==> flow/design.v <==
`timescale 1ns / 1ps
module SelectionOfAvatar(
	input [1:0] mode,
	input [5:0] userID,
	input [1:0] candidate,  
	input CLK,
	input rst,  
	output reg [1:0] ballotBoxId,
	output reg [5:0] numberOfRegisteredVoters,
	output reg [5:0] numberOfVotesWinner,  
	output reg [1:0] WinnerId,
	output reg AlreadyRegistered,
	output reg AlreadyVoted,
	output reg NotRegistered,
	output reg VotingHasNotStarted,
	output reg RegistrationHasEnded
	);
    reg [5:0] registered [0:63];
    reg [5:0] voted [0:63];
    integer i, clock, registeredNum, votedNum;
    integer airV, fireV, waterV, earthV;
	always @(posedge CLK)
	begin
	if (rst) begin
        clock = 0;
		registeredNum = 0;
		votedNum = 0;
		airV = 0;
		fireV = 0;
		waterV = 0;
		earthV = 0;
		for(i=0; i<64; i = i+1) begin
            registered[i]=6'b000000;
            voted[i]=6'b000000;
        end
        ballotBoxId =0;
        numberOfRegisteredVoters=0;
        numberOfVotesWinner=0;
        WinnerId=0;
        AlreadyRegistered=0;
        AlreadyVoted=0;
        NotRegistered=0;
        VotingHasNotStarted=0;
        RegistrationHasEnded=0;
	end
	else begin
		clock=clock+1;
        ballotBoxId =0;
        numberOfRegisteredVoters=0;
        numberOfVotesWinner=0;
        WinnerId=0;
        AlreadyRegistered=0;
        AlreadyVoted=0;
        NotRegistered=0;
        VotingHasNotStarted=0;
        RegistrationHasEnded=0;
        if(clock<=100) begin
            ballotBoxId=userID[5:4];
            if(mode==1) begin
                VotingHasNotStarted=1;
            end
            if(mode==0) begin
                if(registered[userID]==0) begin
                    registered[userID]=1;
                    ballotBoxId=userID[5:4];
                    registeredNum=registeredNum+1;
                end
                else begin 
                    AlreadyRegistered=1;
                    ballotBoxId=userID[5:4];
                end
            end
            numberOfRegisteredVoters=registeredNum;
        end
        else if(clock<=200) begin
            ballotBoxId=userID[5:4];
            numberOfRegisteredVoters=registeredNum;
            if(mode==0) begin
                RegistrationHasEnded=1;
            end
            if(mode==1) begin
                if(registered[userID]==1) begin
                    if(voted[userID]==0)begin
                        voted[userID]=1;
                        if(candidate==0)begin
                            airV=airV+1;
                        end
                        if(candidate==1)begin
                            fireV=fireV+1;
                        end
                        if(candidate==2)begin
                            waterV=waterV+1;
                        end
                        if(candidate==3)begin
                            earthV=earthV+1;
                        end
                    end 
                    else begin
                        AlreadyVoted=1;
                    end   
                end
                else begin
                    NotRegistered=1;
                end
            end    
        end
        else if(clock>200) begin
            numberOfRegisteredVoters=registeredNum;
            numberOfVotesWinner=airV;
            WinnerId=2'b0;
            if (fireV > numberOfVotesWinner) begin
				numberOfVotesWinner = fireV;
				WinnerId = 2'b01;
			end
			if (waterV > numberOfVotesWinner) begin
				numberOfVotesWinner = waterV;
				WinnerId = 2'b10;
			end
			if (earthV> numberOfVotesWinner) begin
				numberOfVotesWinner = earthV;
				WinnerId = 2'b11;
			end
        end
	end
	end
endmodule
**Reports on SelectionOfAvatar**

The steps from the RTL of SelectionOfAvatar to its reports follow in flow order.
Lines are those of the file above, counted from 1.
Cell names lack the library's common part.
The mark -- stands for no value.

- Top module: SelectionOfAvatar
- Clock: CLK
- Standard-cell library: sky130hd
- Corner: tt_025C_1v80

**Elaborated design**

Source: Yosys, flattened and elaborated. Widths are those after wreduce. Registers that Yosys merges into a memory's read port (data or address) are not register bits. Print and check cells do not count. Equal cells are merged and count once.

- Bits in registers: 981
- Bits in latches: 0
- RAM bits: 0
- ROM bits: 0
- Clocked read ports x word width: 0
- Memories: 0
- Input port bits: 12
- Output and inout port bits: 21

- Add/sub/neg operators: 6
- Multiply operators: 0
- Div/mod/pow operators: 0
- Order comparisons: 6
- Eq/ne operators: 68
- Shifts and indexed selects: 0
- Multiplexer cells: 104
- Bitwise gates (word level): 70
- Reduce/logical cells: 208

Operators by type and width:

| kind | number |
|---|---|
| OR reduction 63 bit | 64 |
| case mux 6 bit (select 64 bit) | 2 |
| 2-to-1 mux 6 bit | 92 |
| AND reduction 6 bit | 68 |
| AND reduction 4 bit | 64 |
| adder 32 x 2 -> 32 bit with constant B | 6 |
| == test 6 bit with constant B | 32 |
| > comparator 32 x 6 -> 1 bit | 3 |
| == test 6 x 5 -> 1 bit with constant B | 16 |
| NOT 1 bit | 70 |
| == test 6 x 4 -> 1 bit with constant B | 8 |
| less-or-equal comparator 32 x 8 -> 1 bit with constant B | 1 |
| > comparator 32 x 9 -> 1 bit with constant B | 1 |
| less-or-equal comparator 32 x 9 -> 1 bit with constant B | 1 |
| == test 6 x 3 -> 1 bit with constant B | 4 |
| logical NOT 6 bit | 3 |
| == test 6 x 1 -> 1 bit with constant B | 2 |
| == test 6 x 2 -> 1 bit with constant B | 2 |
| OR reduction 4 bit | 2 |
| 2-to-1 mux 2 bit | 4 |
| OR reduction 3 bit | 2 |
| 2-to-1 mux 1 bit | 6 |
| OR reduction 5 bit | 1 |
| == test 2 x 1 -> 1 bit with constant B | 2 |
| == test 2 bit with constant B | 2 |
| logical NOT 2 bit | 2 |
| AND reduction 3 bit | 1 |
| OR reduction 2 bit | 1 |

**Logic depth**

Longest topological path by Yosys (ltp), each cell counted once; first at word level (registers and memories cut), then after technology mapping (sequential cells cut; the memories' decode and read muxes count).

- Word-level depth: 14
- ABC_AREA: 1
- Gate-level depth with buffers: 32
- Mapped depth without buffers: 31

**After synthesis**

Source: synth_stat.txt of the flow (Yosys; design flattened, memories mapped). It holds for the ABC_AREA given above (unset counts as 0); a run with the other value may have another netlist.

Cell types:

| cell | number |
|---|---|
| dfxtp_1 | 289 |
| nand2_1 | 842 |
| nor2_1 | 280 |
| a21oi_1 | 194 |
| nand4_1 | 149 |
| inv_1 | 216 |
| xor2_1 | 85 |
| ha_1 | 25 |
| nor3_1 | 58 |
| nand3_1 | 54 |
| nor4_1 | 40 |
| clkbuf_1 | 47 |
| buf_2 | 34 |
| xnor2_1 | 15 |
| buf_6 | 10 |
| o21ai_0 | 20 |
| nor2_4 | 7 |
| nand3b_1 | 7 |

Not listed: further types 19, cells in them 45.

- Cells in the netlist: 2417
- Cell area after synthesis: 15722.6 µm²
- Sequential area: 5785.5 µm²
- Flip-flops: 289
- Buffers: 92

**Worst setup path after synthesis**

OpenSTA on the mapped netlist: ideal clock, no wires. The path of least setup slack (recovery checks aside). Input and output delay are each 20% of the period. Register names are those of the netlist, which keeps one name where synthesis merged equal registers.

- Path type: register to register
- Start: register fireV[20]
- End: register numberOfVotesWinner[5]
- Clock period: 6.0 ns
- Time at the first pin: 0.000 ns
- Arrival time: 4.410 ns
- Slack: 1.465 ns
- Path delay: 4.534 ns
- Driving pins on the path: 27
- Path buffers: 1
- Synthesis period reached: 4.535 ns

"path delay" = arrival - input delay + setup time.
"driving pins on the path": output pins that drive a net of the path, with the launching flip-flop's if there is one; two outputs of one cell count as two.
"synthesis period reached" is the clock period less the worst setup slack; recovery checks do not enter. This is arithmetic on one report: input and output delays are still those of the set period (20% each).
The rows between start and end are the longest chain of elaborated cells between them; the timing report does not say that the signal goes this way. Where chains are equally long, one stands for them.
Each line given opens the expression or statement behind the cell; cells for indexed reads and writes are added by Yosys, which also makes memories of some case tables.
A register here has more assigning lines than the two given.

- Path through: dfxtp_1 -> or4_1 -> nor4_1 -> nand2_1 -> clkbuf_1 -> o21ai_0 -> inv_1 -> ha_1 -> nand2_1 -> inv_1 -> a221oi_1 -> o21ai_0 -> a21oi_1 -> inv_1 -> nand2_1 -> nand2_1 -> ha_1 -> inv_1 -> nor2_1 -> o21a_1 -> o21a_1 -> o21ai_0 -> nand4_1 -> nand2_1 -> inv_1 -> nand2_1 -> a21oi_1
- Length of the longest elaborated chain: 14
- Elaborated cells between the ends (all ways): 14
- RTL lines with such cells: 7
- Those cells by class: 3 x compare; 11 x mux

RTL lines, path after synthesis:

| what | RTL line | text |
|---|---|---|
| from (decl) | 21 | `integer airV, fireV, waterV, earthV;` |
| from (assign) | 29 | `fireV = 0;` |
| from (assign) | 89 | `fireV=fireV+1;` |
| > comparator 32 x 6 -> 1 bit | 111 | `if (fireV > numberOfVotesWinner) begin` |
| 2-to-1 mux 6 bit | 111 |  |
| 2-to-1 mux 6 bit | 107 | `else if(clock>200) begin` |
| 2-to-1 mux 6 bit | 75 | `else if(clock<=200) begin` |
| 2-to-1 mux 6 bit | 57 | `if(clock<=100) begin` |
| 2-to-1 mux 6 bit | 24 | `if (rst) begin` |
| > comparator 32 x 6 -> 1 bit | 115 | `if (waterV > numberOfVotesWinner) begin` |
| 2-to-1 mux 6 bit | 115 |  |
| 2-to-1 mux 6 bit | 107 |  |
| 2-to-1 mux 6 bit | 75 |  |
| 2-to-1 mux 6 bit | 57 |  |
| 2-to-1 mux 6 bit | 24 |  |
| > comparator 32 x 6 -> 1 bit | 119 | `if (earthV> numberOfVotesWinner) begin` |
| 2-to-1 mux 6 bit | 119 |  |
| to (assign) | 116 | `numberOfVotesWinner = waterV;` |
| to (assign) | 120 | `numberOfVotesWinner = earthV;` |
| to (decl) | 10 | `output reg [5:0] numberOfVotesWinner,` |

**Timing after layout**

From the final timing report of run B: the path of least setup slack in the routed layout; clock arrival at registers is part of the times.

- Path type: register to register
- Start: register fireV[4]
- End: register numberOfVotesWinner[1]
- Clock period: 7.27 ns
- Time at the first pin: 0.58 ns
- Arrival time: 6.05 ns
- Slack: 1.65 ns
- Driving pins on the path: 30
- Path buffers: 1

The rows between start and end are the longest chain of elaborated cells between them; the timing report does not say that the signal goes this way. Where chains are equally long, one stands for them.
A register here has more assigning lines than the two given.

- Path through: dfxtp_1 -> ha_1 -> a21o_1 -> a21oi_1 -> o21ai_0 -> o21ai_0 -> nand2_1 -> clkbuf_1 -> o21ai_0 -> inv_1 -> ha_1 -> nand2_1 -> inv_1 -> a221oi_1 -> o21ai_0 -> a21oi_1 -> inv_1 -> nand2_1 -> nand2_1 -> ha_1 -> inv_1 -> nor2_1 -> o21a_1 -> o21a_1 -> o21ai_0 -> nand4_1 -> nand2_1 -> inv_1 -> nand2_1 -> a21oi_1
- Length of the longest elaborated chain: 14
- Elaborated cells between the ends (all ways): 14
- RTL lines with such cells: 7
- Those cells by class: 3 x compare; 11 x mux

RTL lines, path after layout:

| what | RTL line | text |
|---|---|---|
| from (decl) | 21 | `integer airV, fireV, waterV, earthV;` |
| from (assign) | 29 | `fireV = 0;` |
| from (assign) | 89 | `fireV=fireV+1;` |
| > comparator 32 x 6 -> 1 bit | 111 | `if (fireV > numberOfVotesWinner) begin` |
| 2-to-1 mux 6 bit | 111 |  |
| 2-to-1 mux 6 bit | 107 | `else if(clock>200) begin` |
| 2-to-1 mux 6 bit | 75 | `else if(clock<=200) begin` |
| 2-to-1 mux 6 bit | 57 | `if(clock<=100) begin` |
| 2-to-1 mux 6 bit | 24 | `if (rst) begin` |
| > comparator 32 x 6 -> 1 bit | 115 | `if (waterV > numberOfVotesWinner) begin` |
| 2-to-1 mux 6 bit | 115 |  |
| 2-to-1 mux 6 bit | 107 |  |
| 2-to-1 mux 6 bit | 75 |  |
| 2-to-1 mux 6 bit | 57 |  |
| 2-to-1 mux 6 bit | 24 |  |
| > comparator 32 x 6 -> 1 bit | 119 | `if (earthV> numberOfVotesWinner) begin` |
| 2-to-1 mux 6 bit | 119 |  |
| to (assign) | 116 | `numberOfVotesWinner = waterV;` |
| to (assign) | 120 | `numberOfVotesWinner = earthV;` |
| to (decl) | 10 | `output reg [5:0] numberOfVotesWinner,` |

Stored flow runs of SelectionOfAvatar (2 of them; Yosys, OpenROAD, sky130hd). They differ in their settings and are not a sequence. Constraints: input delay and output delay 20% of the set period each, output load 0.01 pF.
By "total power after layout" is meant OpenSTA's value without simulated activity: inputs other than the clock are taken to toggle once in ten clock periods, and the tool carries that through the logic.

### Run A

==> flow/run.sh <==
#!/bin/bash
# the make line also repeats the synthesis and layout settings of config.mk as NAME=value (left out here)
make -C /OpenROAD-flow-scripts/flow DESIGN_CONFIG=/design/flow/config.mk WORK_HOME=/design/flow/orfs CLKGATE_MAP_FILE= finish
==> flow/config.mk <==
export PLATFORM = sky130hd
export DESIGN_NAME = SelectionOfAvatar
export DESIGN_NICKNAME = SelectionOfAvatar
export VERILOG_FILES = /design/flow/design.v
export SDC_FILE = /design/flow/constraint.sdc
export NUM_CORES = 4
export LEC_CHECK = 0
export CAP_MARGIN = 10
export CELL_PAD_IN_SITES_DETAIL_PLACEMENT = 2
export CELL_PAD_IN_SITES_GLOBAL_PLACEMENT = 0
export CORE_ASPECT_RATIO = 1.54
export CORE_MARGIN = 2
export CORE_UTILIZATION = 72
export GPL_TIMING_DRIVEN = 0
export MAX_ROUTING_LAYER = met5
export MIN_ROUTING_LAYER = met1
export PLACE_DENSITY = 0.41
export SETUP_SLACK_MARGIN = 1.06
export SLEW_MARGIN = 40
==> flow/constraint.sdc <==
create_clock -name core_clock -period 6.75 [get_ports {CLK}]
set_input_delay 1.3500 -clock core_clock [delete_from_list [all_inputs] [get_ports {CLK}]]
set_output_delay 1.3500 -clock core_clock [all_outputs]
set_load 0.01 [all_outputs]

Outcome of run A: no results, placement failed with DPL-0033

### Run B

==> flow/run.sh <==
#!/bin/bash
# the make line also repeats the synthesis and layout settings of config.mk as NAME=value (left out here)
make -C /OpenROAD-flow-scripts/flow DESIGN_CONFIG=/design/flow/config.mk WORK_HOME=/design/flow/orfs CLKGATE_MAP_FILE= finish
==> flow/config.mk <==
export PLATFORM = sky130hd
export DESIGN_NAME = SelectionOfAvatar
export DESIGN_NICKNAME = SelectionOfAvatar
export VERILOG_FILES = /design/flow/design.v
export SDC_FILE = /design/flow/constraint.sdc
export NUM_CORES = 4
export LEC_CHECK = 0
export ABC_AREA = 1
export CAP_MARGIN = 40
export CELL_PAD_IN_SITES_DETAIL_PLACEMENT = 1
export CORE_ASPECT_RATIO = 1.34
export CORE_MARGIN = 2
export CORE_UTILIZATION = 35
export CTS_CLUSTER_DIAMETER = 205
export GPL_ROUTABILITY_DRIVEN = 0
export GPL_TIMING_DRIVEN = 0
export HOLD_SLACK_MARGIN = 0.12
export SLEW_MARGIN = 10
export TNS_END_PERCENT = 30
==> flow/constraint.sdc <==
create_clock -name core_clock -period 7.27 [get_ports {CLK}]
set_input_delay 1.4540 -clock core_clock [delete_from_list [all_inputs] [get_ports {CLK}]]
set_output_delay 1.4540 -clock core_clock [all_outputs]
set_load 0.01 [all_outputs]

Results of run B:
- Total power after layout: 3.433 mW
- Worst hold slack after layout: 0.449 ns
- Die area: 46651.2 µm²
- Worst setup slack after layout: 1.649 ns
- Netlist area reported by Yosys: 15722.6 µm²
- Standard-cell area after layout: 17882.2 µm²
